==> flow/design.v <==
`timescale 1ns / 1ps
module helper_bcd_to_7seg(
    input wire [3:0] bcd_in,
    output reg [6:0] seg_out
);
    always @(*) begin
        case (bcd_in)
            4'd0: seg_out = 7'b1000000;
            4'd1: seg_out = 7'b1111001;
            4'd2: seg_out = 7'b0100100;
            4'd3: seg_out = 7'b0110000;
            4'd4: seg_out = 7'b0011001;
            4'd5: seg_out = 7'b0010010;
            4'd6: seg_out = 7'b0000010;
            4'd7: seg_out = 7'b1111000;
            4'd8: seg_out = 7'b0000000;
            4'd9: seg_out = 7'b0010000;
            4'd10: seg_out = 7'b0111111;  
            default: seg_out = 7'b1111111;  
        endcase
    end
endmodule
`timescale 1ns / 1ps
module seven_seg_display(
    input wire clk,
    input wire reset,  
    input wire [15:0] bcd_digit,   
    output wire [6:0] seg,  
    output wire [3:0] an            
);
    reg [2:0] digit_index;
    reg [3:0] current_bcd;
    reg [19:0] refresh_counter;
    wire [6:0] seg_out;
    helper_bcd_to_7seg d5 (.bcd_in(current_bcd),.seg_out(seg_out));
    always @(posedge clk or posedge reset) begin
        if (reset) begin
            refresh_counter <= 0;
            digit_index <= 0;
        end else begin
            refresh_counter <= refresh_counter + 1;
            if (refresh_counter == 10) begin
                refresh_counter <= 0;
                digit_index <= digit_index + 1;
                if (digit_index == 3'd3)  
                    digit_index <= 0;
            end
        end
    end
    always @(*) begin
        case (digit_index)
            3'd0: current_bcd = bcd_digit[3:0];      
            3'd1: current_bcd = bcd_digit[7:4];      
            3'd2: current_bcd = bcd_digit[11:8];     
            3'd3: current_bcd = bcd_digit[15:12];    
            default: current_bcd = 4'd15;            
        endcase
    end 
    assign seg = seg_out;
reg [3:0] an_reg;
always @(*) begin
    case (digit_index)
        3'd0: an_reg = 4'b1110;  
        3'd1: an_reg = 4'b1101;  
        3'd2: an_reg = 4'b1011;  
        3'd3: an_reg = 4'b0111;  
        default: an_reg = 4'b1111;
    endcase
end
assign an = an_reg;
endmodule
`timescale 1ns / 1ps
module bin_to_bcd #( parameter W = 18)   
  ( input [W-1:0] bin,   
    output reg [W+(W-4)/3:0] bcd);  
  integer i,j;
  always @(bin) begin
    for(i = 0; i <= W+(W-4)/3; i = i+1) bcd[i] = 0;      
    bcd[W-1:0] = bin;                                    
    for(i = 0; i <= W-4; i = i+1)                        
      for(j = 0; j <= i/3; j = j+1)                      
        if (bcd[W-i+4*j -: 4] > 4)                       
          bcd[W-i+4*j -: 4] = bcd[W-i+4*j -: 4] + 4'd3;  
  end
endmodule
`timescale 1ns / 1ps
  module serial_parallel_multiplier(
    input clk, rst,
    input start,
    input [7:0] x, y,
    output reg [15:0] P,
    output reg flag
    );
     reg state;
    reg [7:0] x_reg;
    reg [7:0] y_reg;
    reg s;
    reg [3:0] counter;
    always @(posedge clk , posedge rst) begin
        if (rst) begin
            flag <= 0;
            x_reg <= 0;
            y_reg <= 0;
            P <= 0;
            counter <= 0;
            state <= 0;
        end
        else if (start && state == 0) begin
            state <= 1;
            flag <= 0;
               s <= x[7] ^ y[7];
            y_reg <= y[7] ? (~y + 1) : y;
            x_reg <= x[7] ? (~x + 1) : x;
                P <= 0;
           counter <= 8;
        end
        else if (state) begin
            if (counter > 0) begin
                P <= P + (y_reg[0] ? ({8'b0, x_reg} << (8 - counter)) : 0);
                y_reg <= {y_reg[7], y_reg[7:1]};
                counter <= counter - 1;
            end
            else begin
                P <= s ? (~P + 1) : P;
                flag <= 1;
                state <= 0;
            end
        end
    end
endmodule
`timescale 1ns / 1ps
module top_control_unit(
    input wire clk,
    input wire reset,
    input wire btnL,
    input wire btnR,
    input wire btnC,
    input wire [7:0] multiplicand,
    input wire [7:0] multiplier,
    output wire [6:0] seg,
    output wire [3:0] an,
    output led
);
    wire left_pressed, right_pressed, start_pressed;
    pushbutton_detector pb_left (
        .clk(clk),
        .reset(reset),
        .x(btnL),
        .z(left_pressed)
    );
    pushbutton_detector pb_right (
        .clk(clk),
        .reset(reset),
        .x(btnR),
        .z(right_pressed)
    );
    pushbutton_detector pb_center (
        .clk(clk),
        .reset(reset),
        .x(btnC),
        .z(start_pressed)
    );
    wire [15:0] product;
    wire done;
    serial_parallel_multiplier spm (
        .clk(clk),
        .rst(reset),
        .start(start_pressed),
        .x(multiplicand),
        .y(multiplier),
        .P(product),
        .flag(done)
    );
    assign led = done;
    wire [19:0] bcd_unsigned;
    wire sign_bit = product[15];
    wire [15:0] productabs = sign_bit ? (~product + 1) : product;
    bin_to_bcd #(.W(16)) converter (
        .bin(productabs),
        .bcd(bcd_unsigned)
    );
    reg [1:0] state;
    wire [3:0] d0 = bcd_unsigned[3:0];
    wire [3:0] d1 = bcd_unsigned[7:4];
    wire [3:0] d2 = bcd_unsigned[11:8];
    wire [3:0] d3 = bcd_unsigned[15:12];
    wire [3:0] d4 = bcd_unsigned[19:16];
    wire [3:0] d5 = sign_bit ? 4'd10 : 4'd15;
    reg [15:0] active_digits;   
    wire tick;
    clockDivider #(50) divide (clk,reset,tick);
   always @(posedge clk or posedge reset) begin
    if (reset)
        state <= 0;
    else if (tick) begin
        case (state)
            2'd0: if (right_pressed) state <= 1;
            2'd1: begin
                if (right_pressed) state <= 2;
                else if (left_pressed) state <= 0;
            end
            2'd2: if (left_pressed) state <= 1;
            default: state <= 0;
        endcase
    end
end
    always @(*) begin
        case (state)
            2'd0: active_digits = {d5, d4, d3, d2};  
            2'd1: active_digits = {d5, d3, d2, d1};  
            2'd2: active_digits = {d5, d2, d1, d0};  
            default: active_digits = {d5, d4, d3, d2};
        endcase
    end
    seven_seg_display display_unit (
        .clk(clk),
        .reset(reset),
        .bcd_digit(active_digits),  
        .seg(seg),
        .an(an)
    );
endmodule
module pushbutton_detector(
input clk,reset,x,
output z
    );
wire tick;
clockDivider #(50) divide (clk,reset,tick);
wire out;
debouncer deb(clk,tick,reset,x,out);
wire out2;
synchronizer sync(clk,tick,reset,out,out2);
wire out3;
rising_edge rizz(clk,tick,reset,out2,out3);
assign z = out3;     
endmodule
module rising_edge(
input clk, en, reset, x,
output reg z
    );
    reg x_prev;
    always @(posedge clk or posedge reset) begin
        if (reset) begin
            x_prev <= 0;
            z <= 0;
        end else if (en) begin
            z <= x & ~x_prev;   
            x_prev <= x;
        end
    end
endmodule
module debouncer(input clk, en, rst, in, output out);
reg q1,q2,q3;
always@(posedge clk, posedge rst) begin
if(rst == 1'b1) begin
q1 <= 0;
q2 <= 0;
q3 <= 0;
end
else if (en) begin
q1 <= in;
q2 <= q1;
q3 <= q2;
end
end
assign out = (rst) ? 0 : q1&q2&q3;
endmodule
module synchronizer ( input wire clk, en, rst, sig, output reg sig1 );
 reg meta;
 always @(posedge clk, posedge rst) begin
 if (rst) begin
 meta <= 0;
 sig1 <= 0;
 end
 else if (en) begin
 meta <= sig;
 sig1 <= meta;
 end
 end
endmodule
module clockDivider #(parameter n = 50000000)
(input clk, rst, output tick);
wire [31:0] count;
reg clk_out;
counter_x_bit #(32,n) counterMod
(.clk(clk), .reset(rst),.en(1'b1), .count(count));
assign tick = (count == n-1) && !clk_out;
always @ (posedge clk, posedge rst) begin
if (rst)  
clk_out <= 0;
else if (count == n-1)
clk_out <= ~ clk_out;
end
endmodule
module counter_x_bit #(parameter x = 3, n = 6)
(input clk, reset, en, output reg [x-1:0] count);
always @(posedge clk, posedge reset) begin
if (reset == 1)
    count <= 0; 
else if(!en)
    count <= count; 
else if(count == n-1)
    count <= 0; 
else
    count <= count + 1;
end
endmodule
======== From RTL to reports: top_control_unit ========
Tool output for the design above, in the order of the flow.
Lines are those of the file above, counted from 1.
The mark - stands for no value.
set-up
  top ..................................... top_control_unit
  clock ................................... clk
  cell library ............................ sky130hd
  library corner .......................... tt_025C_1v80

======== Word-level counts ========
Counts by Yosys on the flattened word-level netlist (proc, flatten, opt, wreduce; memories kept). Register bits leave out memories and registers merged into their read ports (data or address). Print and check cells are left out. Cells with the same type and inputs are merged into one.
Memory sizes are those after Yosys's memory passes, which may raise the word count (mostly to a power of two), join words into wider ones and drop unused or constant bits.
word-level totals
  flip-flop bits (word level) ............. 217
  ROM bits ................................ 112
  memory cells ............................ 1
  input port bits ......................... 21
  output and inout port bits .............. 12
  cells after elaboration ................. 253
operators by class
  $add $sub $neg .......................... 47
  order comparisons ....................... 36
  equal/unequal tests ..................... 15
  shift operators ......................... 1
  mux-type cells .......................... 73
  bitwise gates (word level) .............. 22
  reduce/logical cells .................... 18
memories
  name             words  width  rd ports  wr ports  line  RTL
  (no name shown)  16     7      1         0         7     case (bcd_in)
operator list
  kind                                                 number
  2-to-1 mux 4 bit                                     37
  adder 32 x 1 -> 32 bit (second input constant)       4
  == test 32 x 6 -> 1 bit (second input constant)      4
  2-to-1 mux 32 bit                                    4
  adder 4 x 2 -> 4 bit (second input constant)         30
  > comparator 4 x 3 -> 1 bit (second input constant)  30
  2-to-1 mux 16 bit                                    6
  left shift 8 x 32 -> 16 bit                          1
  case mux 4 bit (select 4 bit)                        2
  2-to-1 mux 8 bit                                     4
  case mux 12 bit (select 2 bit)                       1
  adder 20 x 1 -> 20 bit (second input constant)       1
  == test 20 x 4 -> 1 bit (second input constant)      1
  2-to-1 mux 20 bit                                    1
  adder 16 x 1 -> 16 bit (second input constant)       1
  adder 16 bit                                         1
  inverter 16 bit                                      1
  adder 3 x 2 -> 4 bit (second input constant)         4
  adder 8 x 1 -> 8 bit (second input constant)         2
  inverter 8 bit                                       2
  > comparator 3 bit (second input constant)           5
  bitwise AND 1 bit                                    9
  inverter 1 bit                                       9
  2-to-1 mux 3 bit                                     3
  2-to-1 mux 1 bit                                     9
  AND reduction 2 bit                                  4
  2-to-1 mux 2 bit                                     4
  2-to-1 mux 7 bit                                     1
Other operator kinds: 20; their cells: 31.

======== Longest topological paths ========
Longest topological path by Yosys (ltp), each cell counted once; first at word level (registers and memories cut), then after technology mapping (sequential cells cut; the memories' decode and read muxes count).
logic depth
  depth in word-level cells ............... 31
  ABC_AREA ................................ 0
  mapped depth ............................ 75
  mapped depth without buffers ............ 72

======== After synthesis ========
Source: synth_stat.txt of the flow (Yosys; design flattened, memories mapped). It holds for the ABC_AREA given above (unset counts as 0); a run with the other value may have another netlist.
mapped netlist
  mapped cells ............................ 2,313
  mapped area ............................. 19,372.3 um^2
  sequential area ......................... 5,461.5 um^2
  mapped flip-flops ....................... 218
  buffer cells ............................ 68
cells by type
  type                       number  area in all (um^2)
  sky130_fd_sc_hd__dfrtp_1   216     5.41E+03
  sky130_fd_sc_hd__xnor2_1   163     1.43E+03
  sky130_fd_sc_hd__ha_1      82      1.03E+03
  sky130_fd_sc_hd__nand2_1   223     837.053
  sky130_fd_sc_hd__nor2_1    204     765.734
  sky130_fd_sc_hd__o21ai_0   110     550.528
  sky130_fd_sc_hd__a21oi_1   108     540.518
  sky130_fd_sc_hd__nand3_1   104     520.499
  sky130_fd_sc_hd__xor2_1    57      499.229
  sky130_fd_sc_hd__mux2_2    41      461.693
  sky130_fd_sc_hd__mux2i_1   37      370.355
  sky130_fd_sc_hd__inv_1     97      364.099
  sky130_fd_sc_hd__nor3_1    62      310.298
  sky130_fd_sc_hd__nand4_1   48      300.288
  sky130_fd_sc_hd__and3_1    47      294.032
  sky130_fd_sc_hd__nor4_1    34      212.704
  sky130_fd_sc_hd__o211ai_1  28      210.202
  sky130_fd_sc_hd__a211oi_1  25      187.68
Not listed: further types 106, cells in them 627.
The figures by module come from a second, unflattened synthesis with its own total; it is not the netlist above.
unflattened totals
  cell total of the unflattened synthesis .. 2,305
  area total of the unflattened synthesis .. 19,449.9 um^2
Rows give one instance, submodules left out.
by module
  module                      instances  cells  area (um^2)  seq. area (um^2)
  counter_x_bit               4          149    1,600.3      800.8
  bin_to_bcd #(W=16)          1          905    6,083.3      0.0
  serial_parallel_multiplier  1          427    3,347.0      980.9
  seven_seg_display           1          123    1,305.0      575.6
  top_control_unit            1          97     646.9        76.3
  clockDivider #(n=50)        4          16     147.6        25.0
  debouncer                   3          8      122.6        75.1
  rising_edge                 3          7      85.1         50.0
  synchronizer                3          5      76.3         50.0
  helper_bcd_to_7seg          1          33     224.0        0.0
  pushbutton_detector         3          0      0.0          0.0

======== Worst setup path after synthesis ========
Path of least setup slack by OpenSTA after synthesis, without wires, with an ideal clock, recovery checks aside; 20% of the period is set as input and as output delay. Where synthesis merged equal registers, the netlist keeps one of their names.
timing path after synthesis
  kind .................................... reg2out
  from .................................... register spm.P[3]
  to ...................................... output seg[3]
  period .................................. 30.0 ns
  external output delay ................... 6.000 ns
  launch time at the first pin ............ 0.000 ns
  data arrival time ....................... 14.857 ns
  data required time ...................... 24.000 ns
  path slack .............................. 9.143 ns
  delay of the path ....................... 14.857 ns
  driving pins on the path ................ 71
  path buffers ............................ 4
  period reached after synthesis .......... 20.857 ns
"delay of the path" is the arrival time less input delay plus setup time.
A path that ends at an output port has no setup time.
"driving pins on the path": output pins that drive a net of the path, with the launching flip-flop's if there is one; two outputs of one cell count as two.
"period reached after synthesis" is the clock period less the worst setup slack; recovery checks do not enter. This is arithmetic on one report: input and output delays are still those of the set period (20% each).
Between the ends stands the longest chain of elaborated cells between them, by number of cells; it is not shown to be the way that was timed. Of several equally long chains one is given.
A line is the first line of the expression or statement that the cell stems from. Yosys adds cells for indexed reads and writes and turns some case tables into memories.
A memory read counts as a cell of the chain, while the word-level depth stops at memories.
At most two assigning lines are given for a register; there are more.
between the ends, after synthesis
  cell sequence ........................... sky130_fd_sc_hd__dfrtp_1 > sky130_fd_sc_hd__buf_4 > sky130_fd_sc_hd__or4_4 > sky130_fd_sc_hd__or3_1 > sky130_fd_sc_hd__clkbuf_1 > sky130_fd_sc_hd__o21ai_1 > sky130_fd_sc_hd__and2_1 > sky130_fd_sc_hd__nand2_1 > sky130_fd_sc_hd__ha_1 > sky130_fd_sc_hd__xnor2_1 > sky130_fd_sc_hd__xnor2_1 > sky130_fd_sc_hd__ha_1 > sky130_fd_sc_hd__nor3b_1 > sky130_fd_sc_hd__a21oi_1 > sky130_fd_sc_hd__nand3_2 > sky130_fd_sc_hd__inv_2 > sky130_fd_sc_hd__ha_1 > sky130_fd_sc_hd__clkbuf_1 > [35 not listed] > sky130_fd_sc_hd__o211ai_1 > sky130_fd_sc_hd__mux2i_1 > sky130_fd_sc_hd__or3_1 > sky130_fd_sc_hd__and2_1 > sky130_fd_sc_hd__ha_1 > sky130_fd_sc_hd__o31ai_1 > sky130_fd_sc_hd__mux2_2 > sky130_fd_sc_hd__o21a_1 > sky130_fd_sc_hd__xnor2_1 > sky130_fd_sc_hd__nor2_1 > sky130_fd_sc_hd__a211oi_1 > sky130_fd_sc_hd__nor4b_1 > sky130_fd_sc_hd__o21ai_1 > sky130_fd_sc_hd__or2_2 > sky130_fd_sc_hd__clkbuf_1 > sky130_fd_sc_hd__ha_1 > sky130_fd_sc_hd__inv_1 > sky130_fd_sc_hd__a221oi_1
  length of the longest elaborated chain .. 32
  elaborated cells between the ends (all ways) .. 111
  those cells by class .................... add/sub (36); compare (35); mux (38); logic (1); memory (1)
RTL lines, path after synthesis
  element                         line  RTL
  start, declared                 91    output reg [15:0] P,
  start, assigned                 119   P <= P + (y_reg[0] ? ({8'b0, x_reg} << (8 - counter)) : 0);
  start, assigned                 124   P <= s ? (~P + 1) : P;
  inverter 16 bit                 177
  adder 16 x 1 -> 16 bit          177
  2-to-1 mux 16 bit               177
  adder 3 x 2 -> 4 bit            83    bcd[W-i+4*j -: 4] = bcd[W-i+4*j -: 4] + 4'd3;
  2-to-1 mux 4 bit                82    if (bcd[W-i+4*j -: 4] > 4)
  > comparator 4 x 3 -> 1 bit     82
  2-to-1 mux 4 bit                82
  [18 not listed]                 -
  adder 4 x 2 -> 4 bit            83
  2-to-1 mux 4 bit                82
  adder 4 x 2 -> 4 bit            83
  2-to-1 mux 4 bit                82
  case mux 12 bit (select 2 bit)  208   case (state)
  case mux 4 bit (select 4 bit)   51    case (digit_index)
  memory read (16 x 7 bit)        7     case (bcd_in)
  end, declared                   140   output wire [6:0] seg,

======== Worst path after layout ========
Path of least setup slack in the final report of flow run A (OpenROAD, finished layout, wires in). Where an end is a register, its clock arrival counts in the times.
timing path post-layout
  kind .................................... reg2out
  from .................................... register spm.P[5]
  to ...................................... output seg[3]
  period .................................. 24.2 ns
  external output delay ................... 4.84 ns
  launch time at the first pin ............ 0.49 ns
  data arrival time ....................... 17.74 ns
  data required time ...................... 19.36 ns
  path slack .............................. 1.62 ns
  driving pins on the path ................ 69
  path buffers ............................ 1
Between the ends stands the longest chain of elaborated cells between them, by number of cells; it is not shown to be the way that was timed. Of several equally long chains one is given.
A memory read counts as a cell of the chain, while the word-level depth stops at memories.
At most two assigning lines are given for a register; there are more.
between the ends, post-layout
  cell sequence ........................... sky130_fd_sc_hd__dfrtp_1 > sky130_fd_sc_hd__or4_4 > sky130_fd_sc_hd__or3_1 > sky130_fd_sc_hd__o21ai_1 > sky130_fd_sc_hd__and2_1 > sky130_fd_sc_hd__nand2_1 > sky130_fd_sc_hd__ha_1 > sky130_fd_sc_hd__xnor2_1 > sky130_fd_sc_hd__xnor2_1 > sky130_fd_sc_hd__ha_1 > sky130_fd_sc_hd__nor3b_1 > sky130_fd_sc_hd__a21oi_1 > sky130_fd_sc_hd__nand3_2 > sky130_fd_sc_hd__inv_2 > sky130_fd_sc_hd__ha_1 > sky130_fd_sc_hd__inv_1 > sky130_fd_sc_hd__and3_1 > sky130_fd_sc_hd__a2111o_1 > [33 not listed] > sky130_fd_sc_hd__mux2i_1 > sky130_fd_sc_hd__or3_1 > sky130_fd_sc_hd__and2_1 > sky130_fd_sc_hd__ha_1 > sky130_fd_sc_hd__o31ai_1 > sky130_fd_sc_hd__xnor2_1 > sky130_fd_sc_hd__ha_1 > sky130_fd_sc_hd__o21a_1 > sky130_fd_sc_hd__xnor2_1 > sky130_fd_sc_hd__nor2_1 > sky130_fd_sc_hd__a211oi_1 > sky130_fd_sc_hd__nor4b_1 > sky130_fd_sc_hd__o21ai_1 > sky130_fd_sc_hd__or2_2 > sky130_fd_sc_hd__ha_1 > sky130_fd_sc_hd__inv_1 > sky130_fd_sc_hd__a221oi_1 > sky130_fd_sc_hd__clkdlybuf4s50_1
  length of the longest elaborated chain .. 32
  elaborated cells between the ends (all ways) .. 111
  those cells by class .................... add/sub (36); compare (35); mux (38); logic (1); memory (1)
RTL lines, path post-layout
  element                         line  RTL
  start, declared                 91    output reg [15:0] P,
  start, assigned                 119   P <= P + (y_reg[0] ? ({8'b0, x_reg} << (8 - counter)) : 0);
  start, assigned                 124   P <= s ? (~P + 1) : P;
  inverter 16 bit                 177
  adder 16 x 1 -> 16 bit          177
  2-to-1 mux 16 bit               177
  adder 3 x 2 -> 4 bit            83    bcd[W-i+4*j -: 4] = bcd[W-i+4*j -: 4] + 4'd3;
  2-to-1 mux 4 bit                82    if (bcd[W-i+4*j -: 4] > 4)
  > comparator 4 x 3 -> 1 bit     82
  2-to-1 mux 4 bit                82
  [18 not listed]                 -
  adder 4 x 2 -> 4 bit            83
  2-to-1 mux 4 bit                82
  adder 4 x 2 -> 4 bit            83
  2-to-1 mux 4 bit                82
  case mux 12 bit (select 2 bit)  208   case (state)
  case mux 4 bit (select 4 bit)   51    case (digit_index)
  memory read (16 x 7 bit)        7     case (bcd_in)
  end, declared                   140   output wire [6:0] seg,

Subject: top_control_unit on sky130hd, stored results

Hello all,

Below are 6 stored runs of the flow (Yosys, OpenROAD; platform sky130hd) on top_control_unit, each with its settings and what was measured, unordered. Constraints: input delay and output delay 20% of the set period each, output load 0.01 pF.
"period achieved": clock period set for the run, less the worst setup slack. It is reckoned from that one timing run; input and output delays stay at 20% of the period that was set.
"worst path time": the worst setup path's part of the clock period (all of it between registers, 20% less for each end at a port) less its slack. A launch clock that arrives late makes it longer, a capture clock that arrives late makes it shorter.
By "total power after layout" is meant OpenSTA's value without simulated activity: inputs other than the clock are taken to toggle once in ten clock periods, and the tool carries that through the logic.

---- flow run A ----
settings
  CORE_UTILIZATION = 66
  period_ns = 24.2
  CAP_MARGIN = 20
  CORE_MARGIN = 2
  SLEW_MARGIN = 20
results
  final worst hold slack .................. 0.469 ns
  post-layout utilization ................. 0.716
  worst setup slack after layout .......... 1.621 ns
  period achieved ......................... 22.579 ns
  total negative slack on setup checks .... 0.000 ns
  worst path time ......................... 17.74 ns
  kind of the worst setup path ............ reg2out
  mapped cell area after synthesis ........ 19,372.3 um^2
  standard-cell area after layout ......... 20,593.5 um^2
  total power after layout ................ 720.6 µW
  area inside the die boundary ............ 30,738.9 um^2

---- flow run B ----
settings
  CORE_UTILIZATION = 40
  period_ns = 24.2
  CAP_MARGIN = 20
  CORE_MARGIN = 2
  SLEW_MARGIN = 20
results
  final worst hold slack .................. 0.468 ns
  post-layout utilization ................. 0.439
  worst setup slack after layout .......... 1.492 ns
  period achieved ......................... 22.708 ns
  total negative slack on setup checks .... 0.000 ns
  worst path time ......................... 17.87 ns
  kind of the worst setup path ............ reg2out
  mapped cell area after synthesis ........ 19,372.3 um^2
  standard-cell area after layout ......... 20,981.4 um^2
  total power after layout ................ 760.5 µW
  area inside the die boundary ............ 50,207.4 um^2

---- flow run C ----
settings
  CAP_MARGIN = 15
  CELL_PAD_IN_SITES_DETAIL_PLACEMENT = 0
  CELL_PAD_IN_SITES_GLOBAL_PLACEMENT = 2
  CORE_UTILIZATION = 17
  CTS_CLUSTER_DIAMETER = 164
  CTS_CLUSTER_SIZE = 98
  MAX_ROUTING_LAYER = met4
  PLACE_DENSITY_LB_ADDON = 0.02
  SLEW_MARGIN = 10
  TNS_END_PERCENT = 65
  period_ns = 42.3
  CORE_MARGIN = 2
results
  final worst hold slack .................. 0.482 ns
  post-layout utilization ................. 0.192
  worst setup slack after layout .......... 15.586 ns
  period achieved ......................... 26.714 ns
  total negative slack on setup checks .... 0.000 ns
  worst path time ......................... 18.25 ns
  kind of the worst setup path ............ reg2out
  mapped cell area after synthesis ........ 19,372.3 um^2
  standard-cell area after layout ......... 21,637.0 um^2
  total power after layout ................ 336 µW
  area inside the die boundary ............ 116,670.0 um^2

---- flow run D ----
settings
  CAP_MARGIN = 15
  CELL_PAD_IN_SITES_DETAIL_PLACEMENT = 0
  CELL_PAD_IN_SITES_GLOBAL_PLACEMENT = 2
  CORE_ASPECT_RATIO = 0.85
  CORE_UTILIZATION = 57
  CTS_CLUSTER_DIAMETER = 164
  CTS_CLUSTER_SIZE = 98
  GPL_ROUTABILITY_DRIVEN = 0
  GPL_TIMING_DRIVEN = 0
  HOLD_SLACK_MARGIN = 0.04
  MAX_ROUTING_LAYER = met5
  PLACE_DENSITY_LB_ADDON = 0.03
  SLEW_MARGIN = 40
  TNS_END_PERCENT = 20
  period_ns = 39.2
  CORE_MARGIN = 2
results
  not finished: placement ended with error FLW-0024

---- flow run E ----
settings
  ABC_AREA = 1
  CAP_MARGIN = 0
  CELL_PAD_IN_SITES_DETAIL_PLACEMENT = 0
  CELL_PAD_IN_SITES_GLOBAL_PLACEMENT = 3
  CORE_ASPECT_RATIO = 0.68
  CORE_MARGIN = 2
  CORE_UTILIZATION = 39
  CTS_CLUSTER_SIZE = 24
  PLACE_DENSITY_LB_ADDON = 0.27
  SLEW_MARGIN = 10
  period_ns = 17.6
results
  final worst hold slack .................. 0.458 ns
  post-layout utilization ................. 0.434
  worst setup slack after layout .......... 2.086 ns
  period achieved ......................... 15.514 ns
  total negative slack on setup checks .... 0.000 ns
  worst path time ......................... 11.99 ns
  kind of the worst setup path ............ reg2out
  mapped cell area after synthesis ........ 18,779.3 um^2
  standard-cell area after layout ......... 20,669.8 um^2
  total power after layout ................ 1,038 µW
  area inside the die boundary ............ 49,955.9 um^2

---- flow run F ----
settings
  CAP_MARGIN = 15
  CELL_PAD_IN_SITES_DETAIL_PLACEMENT = 0
  CELL_PAD_IN_SITES_GLOBAL_PLACEMENT = 2
  CORE_ASPECT_RATIO = 0.85
  CORE_UTILIZATION = 17
  CTS_CLUSTER_DIAMETER = 164
  CTS_CLUSTER_SIZE = 98
  GPL_ROUTABILITY_DRIVEN = 0
  HOLD_SLACK_MARGIN = 0.04
  MAX_ROUTING_LAYER = met5
  PLACE_DENSITY_LB_ADDON = 0.02
  SLEW_MARGIN = 10
  TNS_END_PERCENT = 65
  period_ns = 42.3
  CORE_MARGIN = 2
results
  final worst hold slack .................. 0.482 ns
  post-layout utilization ................. 0.192
  worst setup slack after layout .......... 15.430 ns
  period achieved ......................... 26.870 ns
  total negative slack on setup checks .... 0.000 ns
  worst path time ......................... 18.41 ns
  kind of the worst setup path ............ reg2out
  mapped cell area after synthesis ........ 19,372.3 um^2
  standard-cell area after layout ......... 21,765.9 um^2
  total power after layout ................ 356.8 µW
  area inside the die boundary ............ 116,681.0 um^2

Thanks
